==> flow/design.v <==
`timescale 1ns / 1ps
module dp_ram(
    input                         i_clk,
    input                         i_a_wr,
    input  [P_LOG2_RAM_DEPTH-1:0] i_a_addr,
    input          [P_DATA_W-1:0] i_a_data,
    output reg     [P_DATA_W-1:0] o_a_data,
    input                         i_b_wr,
    input  [P_LOG2_RAM_DEPTH-1:0] i_b_addr,
    input          [P_DATA_W-1:0] i_b_data,
    output reg     [P_DATA_W-1:0] o_b_data
    );
   function integer log2;
      input [31:0] value;
      begin
	 value = value-1;
	 for (log2=0; value>0; log2=log2+1)
	   value = value>>1;
      end
   endfunction
   parameter P_DATA_W    = 640;
   parameter P_LOG2_RAM_DEPTH = 9;
   reg [P_DATA_W-1:0] mem [0:2**P_LOG2_RAM_DEPTH-1];
   always @(posedge i_clk) 
   begin
      o_a_data         <= mem[i_a_addr];
      if(i_a_wr) begin
         o_a_data      <= i_a_data;
         mem[i_a_addr] <= i_a_data;
      end
   end
   always @(posedge i_clk) 
   begin
      o_b_data         <= mem[i_b_addr];
      if(i_b_wr) begin
         o_b_data      <= i_b_data;
         mem[i_b_addr] <= i_b_data;
      end
   end
endmodule
`timescale 1ns / 1ps
module fifo(
    input                 i_clk,
    input                 i_reset,
    input  [P_DATA_W-1:0] i_data,
    input                 i_read,
    input                 i_write,
    output [P_DATA_W-1:0] o_data,
    output                o_empty,
    output                o_full
    );
   parameter  P_DATA_W = 11;
   parameter  P_ADDR_W = 8;
   localparam P_DEPTH  = (1 << P_ADDR_W);
   reg  [P_ADDR_W-1:0] wr_addr;
   reg  [P_ADDR_W-1:0] rd_addr;
   reg  [P_DATA_W-1:0] output_data;
   wire [P_DATA_W-1:0] ram_data;
   reg  [P_ADDR_W-1:0] counter;
   assign o_full  = (counter == (P_DEPTH-1));
   assign o_empty = (counter == 0);
   assign o_data  = ram_data; 
   always @(posedge i_clk)
   begin
      if (i_reset) begin
         wr_addr <= 0;
      end else if (i_write) begin
         wr_addr <= wr_addr+1;
      end
   end
   always @(posedge i_clk)
   begin
      if (i_reset) begin
         rd_addr <= 0;
      end else if (i_read) begin
         rd_addr <= rd_addr+1;
      end
   end
   always @(posedge i_clk)
   begin
      if (i_reset) begin
         counter <= 0;
      end else if (i_read && !i_write) begin
         counter <= counter-1;
      end else if (i_write && !i_read) begin
         counter <= counter+1;
      end
   end
   dp_ram #(
      .P_DATA_W(P_DATA_W),
      .P_LOG2_RAM_DEPTH(P_ADDR_W)
      ) buffer (
         .i_clk(i_clk),
         .i_a_wr(i_write),
         .i_a_addr(wr_addr),
         .i_a_data(i_data),
         .o_a_data(),
         .i_b_wr(1'b0),
         .i_b_addr(rd_addr),
         .i_b_data(0),
         .o_b_data(ram_data)
    );
endmodule
`timescale 1ns / 1ps
module bresenham(
      input                        i_clk,
      input                        i_reset,
      input      [P_X_COORD_W-1:0] i_x0,
      input      [P_X_COORD_W-1:0] i_x1,
      input      [P_Y_COORD_W-1:0] i_y0,
      input      [P_Y_COORD_W-1:0] i_y1,
      input                        i_load_vals,
      output reg [P_X_COORD_W-1:0] o_x_val,
      output reg [P_Y_COORD_W-1:0] o_y_val,
      output                       o_vals_rdy,
      output                       o_waiting
    );
   parameter  P_X_COORD_W                 = 11;
   parameter  P_Y_COORD_W                 = 11;
   localparam P_ERROR_W                   = (P_X_COORD_W>P_Y_COORD_W) ? P_X_COORD_W : P_Y_COORD_W;
   localparam STATE__WAITING              = 0;
   localparam STATE__SETUP_IS_STEEP       = 1;
   localparam STATE__SETUP_REV_COORDS     = 2;
   localparam STATE__SETUP_ERROR_AND_STEP = 3;
   localparam STATE__DRAWING              = 4;
   reg                    [2:0] curr_state, next_state;
   reg signed [P_X_COORD_W-1:0] x, x0, x1;
   reg signed [P_Y_COORD_W-1:0] y, y0, y1;
   reg signed [P_X_COORD_W-1:0] delta_x;
   reg signed [P_X_COORD_W-1:0] delta_y;
   reg signed   [P_ERROR_W-1:0] error;
   reg signed             [1:0] ystep;
   reg                          steep;
   reg                          vals_rdy;
   reg                          waiting;
   assign o_vals_rdy   = vals_rdy;
   assign o_waiting    = (curr_state == STATE__WAITING) ? 1'b1 : 1'b0;
   always @(posedge i_clk)
   begin
      if (i_reset) begin
         x              <= 'b0;
         x0             <= 'b0;
         x1             <= 'b0;
         y              <= 'b0;
         y0             <= 'b0;
         y1             <= 'b0;
         error          <= 'b0;
         curr_state     <= STATE__WAITING;
      end else begin
         vals_rdy       <= 0;
         x0             <= x0;
         x1             <= x1;
         y0             <= y0;
         y1             <= y1;
         error          <= error;
         curr_state     <= next_state;
         case (curr_state)
            STATE__WAITING : begin
               if (i_load_vals) begin
                  x0    <= i_x0;
                  x1    <= i_x1;
                  y0    <= i_y0;
                  y1    <= i_y1;
                  error <= 'b0;
               end
            end
            STATE__SETUP_IS_STEEP : begin
               if (y1 > y0) begin
                  if (x1 > x0) begin 
                     steep <= (y1-y0) > (x1-x0);
                  end else begin
                     steep <= (y1-y0) > (x0-x1);
                  end
               end else begin
                  if (x1 > x0) begin 
                     steep <= (y0-y1) > (x1-x0);
                  end else begin
                     steep <= (y0-y1) > (x0-x1);
                  end
               end
            end
            STATE__SETUP_REV_COORDS : begin
               if (steep) begin
                  if (y0 > y1) begin
                     x0      <= y1;
                     x1      <= y0;
                     y0      <= x1;
                     y1      <= x0;
                     delta_x <= y0-y1;
                     delta_y <= (x1>x0 ? x1-x0 : x0-x1);
                  end else begin
                     x0      <= y0;
                     x1      <= y1;
                     y0      <= x0;
                     y1      <= x1;
                     delta_x <= y1-y0;
                     delta_y <= (x1>x0 ? x1-x0 : x0-x1);
                  end
               end else begin
                  if (x0 > x1) begin
                     x0      <= x1;
                     x1      <= x0;
                     y0      <= y1;
                     y1      <= y0;
                     delta_x <= x0-x1;
                     delta_y <= (y1>y0 ? y1-y0 : y0-y1);
                  end else begin
                     delta_x <= x1-x0;
                     delta_y <= (y1>y0 ? y1-y0 : y0-y1);
                  end
               end
            end
            STATE__SETUP_ERROR_AND_STEP : begin
               error <= delta_x >>> 1;
               ystep <= (y0<y1 ? 1 : -1);
               x     <= x0;
               y     <= y0;
            end
            STATE__DRAWING : begin
               if (steep) begin
                  o_x_val <= y;
                  o_y_val <= x;
               end else begin
                  o_x_val <= x;
                  o_y_val <= y;
               end
               x <= x+1;
               if (error-delta_y < 0) begin
                  error <= error-delta_y + delta_x;
                  y     <= y+ystep;
               end else begin
                  error <= error-delta_y;
               end
               vals_rdy <= 1;
            end
         endcase
      end
   end
   always @(curr_state, i_load_vals, x, x1)
   begin
      next_state = curr_state;
      case(curr_state)
         STATE__WAITING : begin
            if (i_load_vals) begin
               next_state = STATE__SETUP_IS_STEEP;
            end 
         end
         STATE__SETUP_IS_STEEP : begin
            next_state = STATE__SETUP_REV_COORDS;
         end
         STATE__SETUP_REV_COORDS : begin
            next_state = STATE__SETUP_ERROR_AND_STEP;
         end
         STATE__SETUP_ERROR_AND_STEP : begin
            next_state = STATE__DRAWING;
         end
         STATE__DRAWING : begin
            if (x == x1) begin
               next_state = STATE__WAITING;
            end 
         end         
      endcase
   end
endmodule
`timescale 1ns / 1ps
module draw_lines(
      input                                      i_clk,
      input                                      i_reset,
      input                    [P_X_COORD_W-1:0] i_x0,
      input                    [P_X_COORD_W-1:0] i_x1,
      input                    [P_Y_COORD_W-1:0] i_y0,
      input                    [P_Y_COORD_W-1:0] i_y1,
      input                                      i_start,
      input                                      i_load_fifo,
      output                                     o_waiting,
      output                                     o_fifo_full,
      output                                     o_wr,
      output                [P_LOG2_RAM_DEPTH-1:0] o_addr
    );
    parameter P_X_COORD_W = 11;
    parameter P_Y_COORD_W = 11;
    parameter P_SCREEN_W = 640;
    parameter P_SCREEN_H = 480;
    parameter P_DATA_W = 1;
    parameter P_LOG2_RAM_DEPTH = 19;
    parameter P_FIFO_ADDR_W = 4;
    localparam STATE__WAITING = 0;
    localparam STATE__CLEAR   = 1;
    localparam STATE__LOAD    = 2;
    localparam STATE__DRAW    = 3;
    reg [1:0] curr_state;
    reg [1:0] next_state;
    wire [P_LOG2_RAM_DEPTH-1:0] bres_addr;
    reg  [P_LOG2_RAM_DEPTH-1:0] buffer_addr;
    wire bres_wr;
    reg  buffer_wr;
    wire [P_DATA_W-1:0] bres_data;
    reg  [P_DATA_W-1:0] buffer_data;
    wire                   bres_waiting;
    wire                   load_vals;
    wire [P_X_COORD_W-1:0] fifo_x0;
    wire [P_X_COORD_W-1:0] fifo_x1;
    wire [P_Y_COORD_W-1:0] fifo_y0;
    wire [P_Y_COORD_W-1:0] fifo_y1;
    wire     [P_X_COORD_W-1:0] x_val;
    wire     [P_Y_COORD_W-1:0] y_val;
    wire fifo_empty;
    wire fifo_full;
    assign o_fifo_full = fifo_full;
    assign o_waiting  = (curr_state == STATE__WAITING) ? 1'b1 : 1'b0;
    fifo #(.P_DATA_W(P_X_COORD_W), .P_ADDR_W(P_FIFO_ADDR_W)) x0_in_buffer (
		.i_clk(i_clk), 
		.i_reset(i_reset), 
		.i_data(i_x0), 
		.i_read(load_vals), 
		.i_write(i_load_fifo), 
		.o_data(fifo_x0), 
		.o_empty(fifo_empty), 
		.o_full(fifo_full)
	 );
    fifo #(.P_DATA_W(P_X_COORD_W), .P_ADDR_W(P_FIFO_ADDR_W)) x1_in_buffer (
		.i_clk(i_clk), 
		.i_reset(i_reset), 
		.i_data(i_x1), 
		.i_read(load_vals), 
		.i_write(i_load_fifo), 
		.o_data(fifo_x1), 
		.o_empty(), 
		.o_full()
	 );
    fifo #(.P_DATA_W(P_Y_COORD_W), .P_ADDR_W(P_FIFO_ADDR_W)) y0_in_buffer (
		.i_clk(i_clk), 
		.i_reset(i_reset), 
		.i_data(i_y0), 
		.i_read(load_vals), 
		.i_write(i_load_fifo), 
		.o_data(fifo_y0), 
		.o_empty(), 
		.o_full()
	 );
    fifo #(.P_DATA_W(P_Y_COORD_W), .P_ADDR_W(P_FIFO_ADDR_W)) y1_in_buffer (
		.i_clk(i_clk), 
		.i_reset(i_reset), 
		.i_data(i_y1), 
		.i_read(load_vals), 
		.i_write(i_load_fifo), 
		.o_data(fifo_y1), 
		.o_empty(), 
		.o_full()
	 );
    always @(posedge i_clk) 
    begin
      if (i_reset) begin
         curr_state <= STATE__WAITING;
      end else begin
         curr_state <= next_state;
      end
    end
   always @(curr_state, i_start, bres_waiting, fifo_empty)
   begin
      next_state = curr_state;
      case(curr_state)
         STATE__WAITING : begin
            if (i_start == 1'b1) begin
               next_state = STATE__LOAD;
            end
         end
         STATE__LOAD : begin
            next_state = STATE__DRAW;
         end
         STATE__DRAW : begin
            if (bres_waiting && fifo_empty) begin
               next_state = STATE__WAITING;
            end else if (~fifo_empty && bres_waiting) begin
               next_state = STATE__LOAD;
            end
         end
      endcase
   end
	bresenham bres (
		.i_clk(i_clk), 
		.i_reset(i_reset), 
		.i_x0(fifo_x0), 
		.i_x1(fifo_x1), 
		.i_y0(fifo_y0), 
		.i_y1(fifo_y1), 
		.i_load_vals(load_vals), 
      .o_x_val(x_val),
      .o_y_val(y_val),
		.o_vals_rdy(bres_wr),
      .o_waiting(bres_waiting)
	);
   assign load_vals = (curr_state == STATE__LOAD) ? 1'b1 : 1'b0;
   assign o_wr   = buffer_wr;
   assign o_addr = buffer_addr;
   assign bres_addr  = P_SCREEN_W*y_val+x_val;
   assign bres_data  = 1;
   always @(bres_addr, 
            bres_wr, 
            bres_data, 
            curr_state)
   begin
      case (curr_state)
         STATE__DRAW : begin
            buffer_wr   = bres_wr;
            buffer_addr = bres_addr;
            buffer_data = bres_data;
         end
         default : begin
            buffer_wr   = 1'b0;
            buffer_addr = 0;
            buffer_data = 0;
         end
      endcase
   end
endmodule
# ---- Step by step through the tools: draw_lines
# Tool output for the design above, in the order of the flow.
# Line numbers count from 1 in the design file above.
# Operators carry their Yosys type and port widths (W data, S select, Z words).
# Library cell names are shortened.
# A cell with -- has no value.
dict set report design {
  top {draw_lines}
  clock_port {i_clk}
  cell_library {sky130hd}
  lib_corner {tt_025C_1v80}
}

# ---- After elaboration
# Source: Yosys, flattened and elaborated, memories not mapped. Widths are those after wreduce. Registers that Yosys merges into a memory's read port (data or address) are not register bits. Print and check cells do not count.
# Memory sizes are those after Yosys's memory passes, which may raise the word count (mostly to a power of two), join words into wider ones and drop unused or constant bits.
dict set report op_classes {
  mul 1
  n_addsub 20
  n_reduce_logical 24
  compare 10
  bitwise 2
  n_eq 14
  muxes 62
}
# operator count
set op_table {}
lappend op_table {{$mux W11} 31}
lappend op_table {{$pmux W11 S2} 6}
lappend op_table {{$gt A11 B11 Y1} 8}
lappend op_table {{$sub A11 B11 Y11} 5}
lappend op_table {{$mul A3 B11 Y12 const A} 1}
lappend op_table {{$add A4 B1 Y4 const B} 9}
lappend op_table {{$pmux W11 S3} 1}
lappend op_table {{$lt A32 B1 Y1 const B} 1}
lappend op_table {{$mux W4} 6}
lappend op_table {{$add A19 B11 Y19} 1}
lappend op_table {{$mux W19} 1}
lappend op_table {{$pmux W3 S5} 1}
lappend op_table {{$sub A11 B11 Y12} 1}
lappend op_table {{$reduce_and A2 Y1} 6}
lappend op_table {{$add A11 B11 Y11} 1}
lappend op_table {{$lt A11 B11 Y1} 1}
lappend op_table {{$eq A11 B11 Y1} 1}
lappend op_table {{$add A11 B2 Y11} 1}
lappend op_table {{$add A11 B2 Y11 const B} 1}
lappend op_table {{$reduce_and A3 Y1} 3}
lappend op_table {{$mux W1} 9}
lappend op_table {{$mux W2} 4}
lappend op_table {{$reduce_bool A2 Y1} 3}
lappend op_table {{$eq A3 B2 Y1 const B} 2}
lappend op_table {{$reduce_bool A3 Y1} 2}
lappend op_table {{$pmux W2 S3} 1}
lappend op_table {{$mux W3} 2}
lappend op_table {{$reduce_bool A5 Y1} 1}
# Other operator kinds: 15; their cells: 23.
dict set report bits {
  mem_count 4
  out_inout_bits 22
  regBits 166
  ramBits 704
  wordCells 162
  clocked_rd_ports_x_width 44
  inputBits 48
}
# name size width rd write_ports line_no
set mem_list {}
lappend mem_list {x0_in_buffer.buffer.mem 16 11 1 1 23} ;# reg [P_DATA_W-1:0] mem [0:2**P_LOG2_RAM_DEPTH-1];
lappend mem_list {x1_in_buffer.buffer.mem 16 11 1 1 23}
lappend mem_list {y0_in_buffer.buffer.mem 16 11 1 1 23}
lappend mem_list {y1_in_buffer.buffer.mem 16 11 1 1 23}

# ---- Longest topological paths
# Longest topological path by Yosys (ltp), each cell counted once; first at word level (registers and memories cut), then after technology mapping (sequential cells cut; the memories' decode and read muxes count).
dict set report depth {
  ltp_word 6
  ABC_AREA 0
  depth_mapped 20
  depth_no_buf 20
}

# ---- After synthesis
# Source: synth_stat.txt of the flow (Yosys; design flattened, memories mapped). It holds for the ABC_AREA given above (unset counts as 0); a run with the other value may have another netlist.
dict set report mapped {
  ff_cells 916
  seq_area_um2 25854.8
  stdcells 2724
  yosys_area_um2 42201.7
  buffers 141
}
# cell count area_total_um2
set by_type {}
lappend by_type {edfxtp_1 751 2.26E+04}
lappend by_type {mux4_2 220 4.95E+03}
lappend by_type {dfxtp_1 165 3.3E+03}
lappend by_type {ha_1 156 1.95E+03}
lappend by_type {mux2i_1 89 890.854}
lappend by_type {xnor2_1 72 630.605}
lappend by_type {and2_1 85 531.76}
lappend by_type {a22oi_2 40 500.48}
lappend by_type {a21oi_1 98 490.47}
lappend by_type {inv_1 130 487.968}
lappend by_type {nor2_1 126 472.954}
lappend by_type {o22ai_2 37 462.944}
lappend by_type {nand2_1 121 454.186}
lappend by_type {o221ai_1 46 402.886}
lappend by_type {xor2_1 39 341.578}
lappend by_type {clkbuf_1 71 266.506}
lappend by_type {o21ai_0 49 245.235}
lappend by_type {mux2_2 20 225.216}
# Other cell types: 64; their cells: 409.
# The figures by module come from a second, unflattened synthesis with its own total; it is not the netlist above.
dict set report hier_totals {
  hier_cells 5760
  area_unflattened_um2 59383.2
}
# Each row is one instance without its submodules.
# module n_inst mod_seq_area_um2 n_cells area_um2
set modules {}
lappend modules {dp_ram 4 5725.5 972 10985.5}
lappend modules {bresenham 1 3052.9 1489 12040.3}
lappend modules {fifo 4 240.2 64 594.3}
lappend modules {draw_lines 1 60.1 127 1023.5}

# ---- Path before layout
# Source: OpenSTA report_checks on the synthesized netlist (no wires, ideal clock, input and output delay 20% of the period each), path of least setup slack; recovery checks are left aside. Register names are those of the netlist, which keeps one name where synthesis merged equal registers.
dict set report synth_timing {
  kind {register -> register}
  from {register bres.y1[0]}
  to {register bres.steep}
  stages 20
  setup_ns 0.270
  arrival_time_ns 3.507
  path_buffers 0
  t_required_ns 4.730
  path_slack_ns 1.223
  launch_ns 0.000
  clock_period_ns 5.0
  delay_ns 3.777
  synth_period_reached_ns 3.777
}
# "delay_ns" is the arrival time less input delay plus setup time.
# "stages" counts driving pins, that of a launching flip-flop among them; a cell with two outputs on the path counts twice.
# "synth_period_reached_ns" is the clock period less the worst setup slack; recovery checks do not enter. This is arithmetic on one report: input and output delays are still those of the set period (20% each).
# The rows between start and end are the longest chain of elaborated cells between them; the timing report does not say that the signal goes this way. Where chains are equally long, one stands for them.
# A line is the first line of the expression or statement that the cell stems from. Yosys adds cells for indexed reads and writes and turns some case tables into memories.
# At most two assigning lines are given for a register; there are more.
dict set report synth_via {
  cell_sequence {dfxtp_1 > inv_1 > ha_1 > inv_1 > fa_1 > a21o_1 > a21oi_1 > o21bai_1 > a21oi_1 > nor2_1 > a211o_1 > xnor2_1 > ha_1 > nand4_1 > nor3_1 > a21oi_1 > maj3_1 > a21oi_1 > o221a_1 > a211oi_2}
  elab_chain_len 4
  cone_cells 10
  cone_classes {add/sub: 2; compare: 5; mux: 3}
}
# element line_no
set synth_lines {}
lappend synth_lines {{from (decl)} 128} ;# reg signed [P_Y_COORD_W-1:0] y, y0, y1;
lappend synth_lines {{from (assign)} 154} ;# y1             <= y1;
lappend synth_lines {{from (assign)} 163} ;# y1    <= i_y1;
lappend synth_lines {{$sub A11 B11 Y11} 178} ;# steep <= (y0-y1) > (x0-x1);
lappend synth_lines {{$gt A11 B11 Y1} 178}
lappend synth_lines {{$mux W1} 175} ;# if (x1 > x0) begin
lappend synth_lines {{$mux W1} 168} ;# if (y1 > y0) begin
lappend synth_lines {{to (assign)} 170} ;# steep <= (y1-y0) > (x1-x0);
lappend synth_lines {{to (assign)} 172} ;# steep <= (y1-y0) > (x0-x1);
lappend synth_lines {{to (decl)} 133} ;# reg                          steep;

# ---- Timing after layout
# From the final timing report of flow run A: the path of least setup slack in the routed layout; clock arrival at registers is part of the times.
dict set report layout_timing {
  kind {register -> output}
  from {register bres.o_y_val[2]}
  to {output o_addr[18]}
  stages 13
  clock_period_ns 6.31
  launch_ns 0.69
  arrival_time_ns 3.62
  out_delay_ns 1.26
  path_buffers 1
  t_required_ns 5.05
  path_slack_ns 1.43
}
# The rows between start and end are the longest chain of elaborated cells between them; the timing report does not say that the signal goes this way. Where chains are equally long, one stands for them.
dict set report layout_via {
  cell_sequence {edfxtp_1 > ha_1 > ha_1 > a21o_1 > a21oi_2 > o21bai_1 > a2111oi_2 > or3_1 > xor2_2 > nor3_2 > xnor2_1 > and2_1 > dlygate4sd2_1}
  elab_chain_len 3
  cone_cells 3
  lines_between 2
  cone_classes {add/sub: 1; mul: 1; mux: 1}
}
# element line_no
set layout_lines {}
lappend layout_lines {{from (decl)} 114} ;# output reg [P_Y_COORD_W-1:0] o_y_val,
lappend layout_lines {{from (assign)} 222} ;# o_y_val <= x;
lappend layout_lines {{from (assign)} 225} ;# o_y_val <= y;
lappend layout_lines {{$mul A3 B11 Y12} 396} ;# assign bres_addr  = P_SCREEN_W*y_val+x_val;
lappend layout_lines {{$add A19 B11 Y19} 396}
lappend layout_lines {{$mux W19} 403} ;# case (curr_state)
lappend layout_lines {{to (decl)} 278} ;# output                [P_LOG2_RAM_DEPTH-1:0] o_addr

# Below are 5 stored runs of the flow (Yosys, OpenROAD; platform sky130hd) on draw_lines, each with its settings and what was measured, unordered. Constraints: input delay and output delay 20% of the set period each, output load 0.01 pF.
# "achievedPeriod_ns" = clock period - worst setup slack. The figure is calculated, with input and output delays left at 20% of the set period.
# "worst_path_time_ns" means the part of the period allowed to the worst setup path (the constraints hold back 20% at inputs and 20% at outputs) less its slack; where the path has registers, the arrival times of their clocks count too.
# "totalPower_w": no workload was simulated; the value follows from the tool's default switching activity.
run="flow run A" settings ABC_AREA=0 CELL_PAD_IN_SITES_DETAIL_PLACEMENT=0 CELL_PAD_IN_SITES_GLOBAL_PLACEMENT=2 CORE_UTILIZATION=26 CTS_CLUSTER_DIAMETER=399 CTS_CLUSTER_SIZE=34 GPL_TIMING_DRIVEN=1 MAX_ROUTING_LAYER="met5" PLACE_DENSITY_LB_ADDON=0.26 SETUP_SLACK_MARGIN=1.31 SLEW_MARGIN=15 period_ns=6.31 CAP_MARGIN=20 CORE_MARGIN=2
run="flow run A" results ys_area_um2=42201.7 design.die.area_um2=165551.0 finalCellArea_um2=46025.4 fin_util_pct=28.6 fin_ws_ns=1.427 final_setup_tns_ns=0.000 totalPower_w=0.013228 achievedPeriod_ns=4.883 worst_path_time_ns=3.62 worstPathKind="register -> output"
run="flow run B" settings period_ns=5.0 CAP_MARGIN=20 CORE_MARGIN=2 CORE_UTILIZATION=40 SLEW_MARGIN=20
run="flow run B" results ys_area_um2=42201.7 design.die.area_um2=108119.0 finalCellArea_um2=47360.4 fin_util_pct=45.1 fin_ws_ns=0.346 final_setup_tns_ns=0.000 totalPower_w=0.020363 achievedPeriod_ns=4.654 worst_path_time_ns=3.65 worstPathKind="register -> output"
run="flow run C" settings ABC_AREA=1 CELL_PAD_IN_SITES_GLOBAL_PLACEMENT=2 CTS_CLUSTER_DIAMETER=218 MAX_ROUTING_LAYER="met4" PLACE_DENSITY_LB_ADDON=0.21 SETUP_SLACK_MARGIN=0.88 period_ns=5.0 CAP_MARGIN=20 CORE_MARGIN=2 CORE_UTILIZATION=40 SLEW_MARGIN=20
run="flow run C" results ys_area_um2=43643.1 design.die.area_um2=111767.0 finalCellArea_um2=49242.2 fin_util_pct=45.4 fin_ws_ns=0.791 final_setup_tns_ns=0.000 totalPower_w=0.021399 achievedPeriod_ns=4.209 worst_path_time_ns=3.21 worstPathKind="register -> output"
run="flow run D" settings SETUP_SLACK_MARGIN=-0.12 period_ns=4.66 CAP_MARGIN=20 CORE_MARGIN=2 CORE_UTILIZATION=40 SLEW_MARGIN=20
run="flow run D" results ys_area_um2=42201.7 design.die.area_um2=108119.0 finalCellArea_um2=47449.3 fin_util_pct=45.2 fin_ws_ns=0.144 final_setup_tns_ns=0.000 totalPower_w=0.021745 achievedPeriod_ns=4.516 worst_path_time_ns=3.58 worstPathKind="register -> output"
run="flow run E" settings GPL_TIMING_DRIVEN=0 PLACE_DENSITY_LB_ADDON=0.24 SLEW_MARGIN=35 period_ns=5.0 CAP_MARGIN=20 CORE_MARGIN=2 CORE_UTILIZATION=40
run="flow run E" results ys_area_um2=42201.7 design.die.area_um2=108119.0 finalCellArea_um2=47954.7 fin_util_pct=45.7 fin_ws_ns=0.217 final_setup_tns_ns=0.000 totalPower_w=0.02075 achievedPeriod_ns=4.783 worst_path_time_ns=4.78 worstPathKind="register -> register"
